==> flow/design.v <==
module softmax_4 (
    input wire clk,
    input wire reset,
    input wire start,
    input wire [15:0] in0, in1, in2, in3,     
    output reg [7:0] out0, out1, out2, out3, 
    output reg done
);
    parameter IDLE = 2'd0, EXP = 2'd1, DIVIDE = 2'd2, DONE = 2'd3;
    reg [1:0] state;
    reg [15:0] exp0, exp1, exp2, exp3;
    wire [17:0] sum_exp;
    reg [7:0] result0, result1, result2, result3;
    always @(posedge clk or posedge reset) begin
        if (reset)
            state <= IDLE;
        else begin
            case (state)
                IDLE:    state <= (start) ? EXP : IDLE;
                EXP:     state <= DIVIDE;
                DIVIDE:  state <= DONE;
                DONE:    state <= IDLE;
                default: state <= IDLE;
            endcase
        end
    end
    wire [31:0] x_sq0, x_sq1, x_sq2, x_sq3;
    assign x_sq0 = in0 * in0;
    assign x_sq1 = in1 * in1;
    assign x_sq2 = in2 * in2;
    assign x_sq3 = in3 * in3;
    assign sum_exp = exp0 + exp1 + exp2 + exp3;
    always @(posedge clk) begin
        if (reset) begin
            exp0 <= 0; exp1 <= 0; exp2 <= 0; exp3 <= 0;
            done <= 0;
        end else begin
            case (state)
                EXP: begin
                    exp0 <= 16'd256 + in0 + (x_sq0 >> 9);
                    exp1 <= 16'd256 + in1 + (x_sq1 >> 9);
                    exp2 <= 16'd256 + in2 + (x_sq2 >> 9);
                    exp3 <= 16'd256 + in3 + (x_sq3 >> 9);
                end
                DIVIDE: begin
                    if (sum_exp != 0) begin
                        result0 <= ({8'd0, exp0} * 24'd255) / sum_exp;
                        result1 <= ({8'd0, exp1} * 24'd255) / sum_exp;
                        result2 <= ({8'd0, exp2} * 24'd255) / sum_exp;
                        result3 <= ({8'd0, exp3} * 24'd255) / sum_exp;
                    end else begin
                        result0 <= 0;
                        result1 <= 0;
                        result2 <= 0;
                        result3 <= 0;
                    end
                end
                DONE: begin
                    out0 <= result0;
                    out1 <= result1;
                    out2 <= result2;
                    out3 <= result3;
                    done <= 1;
                end
                default: begin
                    done <= 0;
                end
            endcase
        end
    end
endmodule
Ticket comment

Tool chain data of softmax_4
Module softmax_4 before and after one edit of its RTL, step after step.
"original" refers to lines of the RTL above, "edited" to lines of the edited file.
"difference" is "edited" less "original", of the values as shown; "rel. change" is that difference over "original", in percent.
Not given: --

inputs
  design top = softmax_4
  clock input = clk
  standard-cell library = sky130hd
  timing corner = tt_025C_1v80

Diff
Unified diff, file above to edited file.
The edited RTL no longer does the same as the RTL above: the edit was made by script, with no optimisation intended.

begin of diff
@@ -48,5 +48,5 @@
                         result1 <= ({8'd0, exp1} * 24'd255) / sum_exp;
                         result2 <= ({8'd0, exp2} * 24'd255) / sum_exp;
-                        result3 <= ({8'd0, exp3} * 24'd255) / sum_exp;
+                        result3 <= ({8'd0, exp3} & 24'd255) / sum_exp;
                     end else begin
                         result0 <= 0;
end of diff

After elaboration
Source: Yosys, flattened and elaborated, memories not mapped. Widths are those after wreduce. Registers that Yosys merges into a memory's read port (data or address) are not register bits. Print and check cells do not count. Equal cells are merged and count once.

cells by class
  item                              original  edited  difference  rel. change (%)
  add/sub/neg operators             11        11      0           0.00
  multiply operators                8         7       -1          -12.50
  divide/modulo/power cells         4         4       0           0.00
  equality and inequality tests     3         3       0           0.00
  muxes and demuxes                 3         3       0           0.00
  bitwise operators                 1         1       0           0.00
  reductions and logical operators  5         5       0           0.00

operator list
  cell                                                                   original  edited  difference  rel. change (%)
  24-bit by 18-bit divider with 24-bit output                            4         3       -1          -25.00
  16-bit by 8-bit multiplier with 24-bit output (second input constant)  4         3       -1          -25.00
  8-bit by 18-bit divider with 24-bit output                             0         1       +1          --

Operator kinds equal on both sides are left out: 16.

word-level totals
  item                   original  edited  difference  rel. change (%)
  register bits          131       131     0           0.00
  input bits             67        67      0           0.00
  output and inout bits  33        33      0           0.00
  elaborated cells       49        48      -1          -2.04

Logic depth
Depth = most cells in a row (Yosys ltp): at word level without a register or memory, in the mapped netlist without a sequential cell, where the memories' decode and read muxes count.

depth
  item                           original  edited  difference  rel. change (%)
  word-level depth               4         4       0           0.00
  ABC_AREA                       0         0       --          --
  mapped depth                   308       310     +2          +0.65
  gate-level depth less buffers  283       290     +7          +2.47

Netlist
The flow's flattened synthesis, as Yosys stat reports it; memories are mapped. The netlist is that of the ABC_AREA named above (0 if unset); the other value can give another one.

mapped netlist
  item                                original   edited     difference  rel. change (%)
  standard cells after synthesis      12311      11997      -314        -2.55
  mapped area (mm^2)                  0.0985095  0.0950674  -0.0034421  -3.49
  sequential part of the area (mm^2)  0.0033244  0.0033244  0.0000000   0.00
  flip-flop cells                     133        133        0           0.00
  buffers                             281        280        -1          -0.36

cell types
  cell                       original  edited  difference  rel. change (%)
  sky130_fd_sc_hd__inv_1     1480      1336    -144        -9.73
  sky130_fd_sc_hd__fa_1      916       846     -70         -7.64
  sky130_fd_sc_hd__a21oi_1   632       697     +65         +10.28
  sky130_fd_sc_hd__nor3_1    566       517     -49         -8.66
  sky130_fd_sc_hd__ha_1      1717      1673    -44         -2.56
  sky130_fd_sc_hd__o21a_1    517       477     -40         -7.74
  sky130_fd_sc_hd__a21boi_0  72        35      -37         -51.39
  sky130_fd_sc_hd__mux2_2    346       318     -28         -8.09
  sky130_fd_sc_hd__o31ai_1   139       111     -28         -20.14
  sky130_fd_sc_hd__xnor2_1   451       477     +26         +5.76
  sky130_fd_sc_hd__and2_1    265       290     +25         +9.43
  sky130_fd_sc_hd__or2_2     84        108     +24         +28.57
  sky130_fd_sc_hd__nor2_1    1117      1137    +20         +1.79
  sky130_fd_sc_hd__nand2_1   838       855     +17         +2.03
  sky130_fd_sc_hd__o211ai_1  58        75      +17         +29.31
  sky130_fd_sc_hd__clkbuf_1  227       211     -16         -7.05
  sky130_fd_sc_hd__nor2b_1   136       152     +16         +11.76
  sky130_fd_sc_hd__a21o_1    311       297     -14         -4.50

Cell types equal on both sides are left out: 21.
Not every row of either side is listed.

Worst setup path after synthesis
Source: OpenSTA report_checks on the synthesized netlist (no wires, ideal clock, input and output delay 20% of the period each), path of least setup slack; recovery checks are left aside. Register names are those of the netlist, which keeps one name where synthesis merged equal registers.

timing post-synthesis
  item                                 original              edited                difference  rel. change (%)
  kind                                 register to register  register to register  --          --
  start                                register exp1[2]      register exp1[1]      --          --
  end                                  register result3[0]   register result1[0]   --          --
  period (ps)                          60000                 60000                 0           0.00
  library setup time (ps)              292                   266                   -26         --
  data arrival time (ps)               62043                 61673                 -370        -0.60
  required time (ps)                   59708                 59734                 +26         +0.04
  path slack (ps)                      -2334                 -1939                 +395        --
  delay of the path (ps)               62335                 61939                 -396        -0.64
  stages on the path                   284                   289                   +5          +1.76
  buffers on the path                  24                    26                    +2          +8.33
  period reached after synthesis (ps)  62334                 61939                 -395        -0.63

"delay of the path" is the arrival time less input delay plus setup time.
"stages on the path" counts driving pins, that of a launching flip-flop among them; a cell with two outputs on the path counts twice.
"period reached after synthesis" is the clock period less the worst setup slack; recovery checks do not enter. This is arithmetic on one report: input and output delays are still those of the set period (20% each).
Between the ends stands the longest chain of elaborated cells between them, by number of cells; it is not shown to be the way that was timed. Of several equally long chains one is given.
Each line given opens the expression or statement behind the cell; cells for indexed reads and writes are added by Yosys, which also makes memories of some case tables.

on the way, post-synthesis, original
  path through = sky130_fd_sc_hd__dfxtp_1 sky130_fd_sc_hd__fa_1 sky130_fd_sc_hd__fa_1 sky130_fd_sc_hd__ha_1 sky130_fd_sc_hd__a21o_1 sky130_fd_sc_hd__a21oi_1 sky130_fd_sc_hd__xnor2_1 sky130_fd_sc_hd__o211ai_4 sky130_fd_sc_hd__or4_4 sky130_fd_sc_hd__nor4_4 sky130_fd_sc_hd__nand2_2 sky130_fd_sc_hd__nor2_1 sky130_fd_sc_hd__a21oi_1 sky130_fd_sc_hd__ha_1 sky130_fd_sc_hd__o21a_1 sky130_fd_sc_hd__nor2_1 sky130_fd_sc_hd__o31ai_1 sky130_fd_sc_hd__o31ai_2 [248 not listed] sky130_fd_sc_hd__nor2_8 sky130_fd_sc_hd__buf_6 sky130_fd_sc_hd__mux2_1 sky130_fd_sc_hd__ha_1 sky130_fd_sc_hd__nor2b_1 sky130_fd_sc_hd__o21ai_0 sky130_fd_sc_hd__nand2b_1 sky130_fd_sc_hd__a21oi_1 sky130_fd_sc_hd__nor2b_1 sky130_fd_sc_hd__o21ai_0 sky130_fd_sc_hd__nand2b_1 sky130_fd_sc_hd__a21oi_1 sky130_fd_sc_hd__o31ai_1 sky130_fd_sc_hd__a21o_1 sky130_fd_sc_hd__a21oi_1 sky130_fd_sc_hd__o311ai_0 sky130_fd_sc_hd__a21oi_1 sky130_fd_sc_hd__a21oi_1
  length of the longest elaborated chain = 4
  elaborated cells on any way between the ends = 5
  source lines of those cells = 3
  classes of those cells = 3 x add/sub; 1 x div; 1 x reduce/logical

RTL lines, path post-synthesis, original
  item                                         line  RTL
  start: declaration                           11    reg [15:0] exp0, exp1, exp2, exp3;
  start: assignment                            35    exp0 <= 0; exp1 <= 0; exp2 <= 0; exp3 <= 0;
  start: assignment                            41    exp1 <= 16'd256 + in1 + (x_sq1 >> 9);
  16-bit by 16-bit adder with 17-bit output    32    assign sum_exp = exp0 + exp1 + exp2 + exp3;
  17-bit by 16-bit adder with 18-bit output    32
  18-bit by 16-bit adder with 18-bit output    32
  24-bit by 18-bit divider with 24-bit output  50    result3 <= ({8'd0, exp3} * 24'd255) / sum_exp;
  end: assignment                              50
  end: assignment                              55    result3 <= 0;
  end: declaration                             13    reg [7:0] result0, result1, result2, result3;

on the way, post-synthesis, edited
  path through = sky130_fd_sc_hd__dfxtp_1 sky130_fd_sc_hd__fa_1 sky130_fd_sc_hd__fa_1 sky130_fd_sc_hd__ha_1 sky130_fd_sc_hd__fa_1 sky130_fd_sc_hd__xnor2_1 sky130_fd_sc_hd__nand3_1 sky130_fd_sc_hd__nor4_1 sky130_fd_sc_hd__and3_1 sky130_fd_sc_hd__clkbuf_1 sky130_fd_sc_hd__a22oi_1 sky130_fd_sc_hd__a21oi_1 sky130_fd_sc_hd__ha_1 sky130_fd_sc_hd__o21a_1 sky130_fd_sc_hd__nor2_1 sky130_fd_sc_hd__nor2_1 sky130_fd_sc_hd__o31a_1 sky130_fd_sc_hd__ha_1 [253 not listed] sky130_fd_sc_hd__ha_1 sky130_fd_sc_hd__a21oi_1 sky130_fd_sc_hd__nor2b_1 sky130_fd_sc_hd__o21ai_0 sky130_fd_sc_hd__nand2b_1 sky130_fd_sc_hd__a21oi_1 sky130_fd_sc_hd__nor2b_1 sky130_fd_sc_hd__o21ai_0 sky130_fd_sc_hd__nand2b_1 sky130_fd_sc_hd__a21oi_1 sky130_fd_sc_hd__o31ai_1 sky130_fd_sc_hd__a21oi_1 sky130_fd_sc_hd__nor2b_1 sky130_fd_sc_hd__o21ai_0 sky130_fd_sc_hd__nand2b_1 sky130_fd_sc_hd__a21oi_1 sky130_fd_sc_hd__nor4bb_1 sky130_fd_sc_hd__nor2_1
  length of the longest elaborated chain = 4
  elaborated cells on any way between the ends = 6
  source lines of those cells = 3
  classes of those cells = 3 x add/sub; 1 x mul; 1 x div; 1 x reduce/logical

RTL lines, path post-synthesis, edited
  item                                         line  RTL
  start: declaration                           11    reg [15:0] exp0, exp1, exp2, exp3;
  start: assignment                            35    exp0 <= 0; exp1 <= 0; exp2 <= 0; exp3 <= 0;
  start: assignment                            41    exp1 <= 16'd256 + in1 + (x_sq1 >> 9);
  16-bit by 16-bit adder with 17-bit output    32    assign sum_exp = exp0 + exp1 + exp2 + exp3;
  17-bit by 16-bit adder with 18-bit output    32
  18-bit by 16-bit adder with 18-bit output    32
  24-bit by 18-bit divider with 24-bit output  48    result1 <= ({8'd0, exp1} * 24'd255) / sum_exp;
  end: assignment                              48
  end: assignment                              53    result1 <= 0;
  end: declaration                             13    reg [7:0] result0, result1, result2, result3;

Path in the finished layout
From the final timing report of the runs of set A: the path of least setup slack in the routed layout; clock arrival at registers is part of the times.
The path's times are printed in steps of 10 ps; the period is the one set.

timing after layout
  item                     original              edited                difference  rel. change (%)
  kind                     register to register  register to register  --          --
  start                    register exp2[12]     register exp1[7]      --          --
  end                      register result2[0]   register result1[0]   --          --
  period (ps)              57900                 57900                 0           0.00
  library setup time (ps)  290                   260                   -30         --
  data arrival time (ps)   55370                 55280                 -90         -0.16
  required time (ps)       58170                 58180                 +10         +0.02
  path slack (ps)          2800                  2890                  +90         --
  stages on the path       279                   274                   -5          -1.79
  buffers on the path      14                    7                     -7          -50.00

Between the ends stands the longest chain of elaborated cells between them, by number of cells; it is not shown to be the way that was timed. Of several equally long chains one is given.

on the way, after layout, original
  path through = sky130_fd_sc_hd__dfxtp_1 sky130_fd_sc_hd__fa_2 sky130_fd_sc_hd__fa_1 sky130_fd_sc_hd__inv_1 sky130_fd_sc_hd__fa_1 sky130_fd_sc_hd__inv_1 sky130_fd_sc_hd__fa_1 sky130_fd_sc_hd__ha_1 sky130_fd_sc_hd__nand4_1 sky130_fd_sc_hd__nor2_1 sky130_fd_sc_hd__nand2_1 sky130_fd_sc_hd__or3_1 sky130_fd_sc_hd__a31oi_4 sky130_fd_sc_hd__xnor2_2 sky130_fd_sc_hd__ha_1 sky130_fd_sc_hd__a41oi_1 sky130_fd_sc_hd__a21oi_1 sky130_fd_sc_hd__ha_1 [243 not listed] sky130_fd_sc_hd__buf_4 sky130_fd_sc_hd__mux2_2 sky130_fd_sc_hd__ha_1 sky130_fd_sc_hd__o21ai_0 sky130_fd_sc_hd__nand2b_1 sky130_fd_sc_hd__a21oi_1 sky130_fd_sc_hd__nor2b_1 sky130_fd_sc_hd__o21ai_0 sky130_fd_sc_hd__nand2b_1 sky130_fd_sc_hd__a21oi_2 sky130_fd_sc_hd__o31ai_1 sky130_fd_sc_hd__a21oi_1 sky130_fd_sc_hd__nor2b_1 sky130_fd_sc_hd__o21ai_0 sky130_fd_sc_hd__nand2b_1 sky130_fd_sc_hd__a21oi_1 sky130_fd_sc_hd__and3_1 sky130_fd_sc_hd__a31oi_1
  length of the longest elaborated chain = 3
  elaborated cells on any way between the ends = 5
  source lines of those cells = 3
  classes of those cells = 2 x add/sub; 1 x mul; 1 x div; 1 x reduce/logical

RTL lines, path after layout, original
  item                                         line  RTL
  start: declaration                           11    reg [15:0] exp0, exp1, exp2, exp3;
  start: assignment                            35    exp0 <= 0; exp1 <= 0; exp2 <= 0; exp3 <= 0;
  start: assignment                            42    exp2 <= 16'd256 + in2 + (x_sq2 >> 9);
  17-bit by 16-bit adder with 18-bit output    32    assign sum_exp = exp0 + exp1 + exp2 + exp3;
  18-bit by 16-bit adder with 18-bit output    32
  24-bit by 18-bit divider with 24-bit output  49    result2 <= ({8'd0, exp2} * 24'd255) / sum_exp;
  end: assignment                              49
  end: assignment                              54    result2 <= 0;
  end: declaration                             13    reg [7:0] result0, result1, result2, result3;

on the way, after layout, edited
  path through = sky130_fd_sc_hd__dfxtp_1 sky130_fd_sc_hd__buf_4 sky130_fd_sc_hd__fa_2 sky130_fd_sc_hd__inv_1 sky130_fd_sc_hd__fa_1 sky130_fd_sc_hd__inv_1 sky130_fd_sc_hd__fa_1 sky130_fd_sc_hd__fa_1 sky130_fd_sc_hd__ha_1 sky130_fd_sc_hd__a21o_1 sky130_fd_sc_hd__a21oi_2 sky130_fd_sc_hd__o21ai_0 sky130_fd_sc_hd__a211o_1 sky130_fd_sc_hd__a311oi_2 sky130_fd_sc_hd__o221ai_1 sky130_fd_sc_hd__and3_1 sky130_fd_sc_hd__or2_2 sky130_fd_sc_hd__ha_1 [238 not listed] sky130_fd_sc_hd__a211oi_4 sky130_fd_sc_hd__buf_4 sky130_fd_sc_hd__mux2_2 sky130_fd_sc_hd__ha_1 sky130_fd_sc_hd__a21o_1 sky130_fd_sc_hd__a21oi_1 sky130_fd_sc_hd__nor2b_1 sky130_fd_sc_hd__o21ai_0 sky130_fd_sc_hd__nand2b_1 sky130_fd_sc_hd__a21oi_1 sky130_fd_sc_hd__o31ai_1 sky130_fd_sc_hd__a21oi_1 sky130_fd_sc_hd__nor2b_1 sky130_fd_sc_hd__o21ai_0 sky130_fd_sc_hd__nand2b_1 sky130_fd_sc_hd__a21oi_1 sky130_fd_sc_hd__nor4bb_4 sky130_fd_sc_hd__nor2_1
  length of the longest elaborated chain = 4
  elaborated cells on any way between the ends = 6
  source lines of those cells = 3
  classes of those cells = 3 x add/sub; 1 x mul; 1 x div; 1 x reduce/logical

RTL lines, path after layout, edited
  item                                         line  RTL
  start: declaration                           11    reg [15:0] exp0, exp1, exp2, exp3;
  start: assignment                            35    exp0 <= 0; exp1 <= 0; exp2 <= 0; exp3 <= 0;
  start: assignment                            41    exp1 <= 16'd256 + in1 + (x_sq1 >> 9);
  16-bit by 16-bit adder with 17-bit output    32    assign sum_exp = exp0 + exp1 + exp2 + exp3;
  17-bit by 16-bit adder with 18-bit output    32
  18-bit by 16-bit adder with 18-bit output    32
  24-bit by 18-bit divider with 24-bit output  48    result1 <= ({8'd0, exp1} * 24'd255) / sum_exp;
  end: assignment                              48
  end: assignment                              53    result1 <= 0;
  end: declaration                             13    reg [7:0] result0, result1, result2, result3;

Flow runs
Both versions went through the flow (Yosys, OpenROAD) with the same settings in each pair. Constraints: input delay and output delay 20% of the set period each, output load 0.01 pF.

settings, set A
  CORE_UTILIZATION = 40
  period_ns = 57.9
  CAP_MARGIN = 20
  CORE_MARGIN = 2
  SLEW_MARGIN = 20

measured results, set A
  item                                    original   edited     difference  rel. change (%)
  synthesized cell area (mm^2)            0.0985095  0.0950674  -0.0034421  -3.49
  die footprint (mm^2)                    0.25026    0.241582   -0.008678   -3.47
  standard-cell area after layout (mm^2)  0.115183   0.111458   -0.003725   -3.23
  utilization                             0.469      0.473      +0.004      --
  lowest setup slack (ps)                 2804       2891       +87         --
  sum of negative setup slack (ps)        0          0          0           --
  post-route worst hold slack (ps)        418        412        -6          --
  period achieved (ps)                    55096      55009      -87         -0.16

settings, set B
  CAP_MARGIN = 0
  CORE_UTILIZATION = 46
  CTS_CLUSTER_DIAMETER = 141
  GPL_ROUTABILITY_DRIVEN = 0
  GPL_TIMING_DRIVEN = 1
  PLACE_DENSITY_LB_ADDON = 0.24
  SETUP_SLACK_MARGIN = 5.0
  period_ns = 33.6
  CORE_MARGIN = 2
  SLEW_MARGIN = 20

measured results, set B
  item                                    original   edited     difference  rel. change (%)
  synthesized cell area (mm^2)            0.0985095  0.0950674  -0.0034421  -3.49
  die footprint (mm^2)                    0.21787    0.210319   -0.007551   -3.47
  standard-cell area after layout (mm^2)  0.146085   0.137802   -0.008283   -5.67
  utilization                             0.687      0.672      -0.015      --
  lowest setup slack (ps)                 -19625     -20180     -555        --
  sum of negative setup slack (ps)        -290389    -281702    +8687       --
  post-route worst hold slack (ps)        422        415        -7          --
  period achieved (ps)                    53225      53780      +555        +1.04

"period achieved" is the run's clock period less its worst setup slack. It is reckoned from that one timing run; input and output delays stay at 20% of the period that was set.
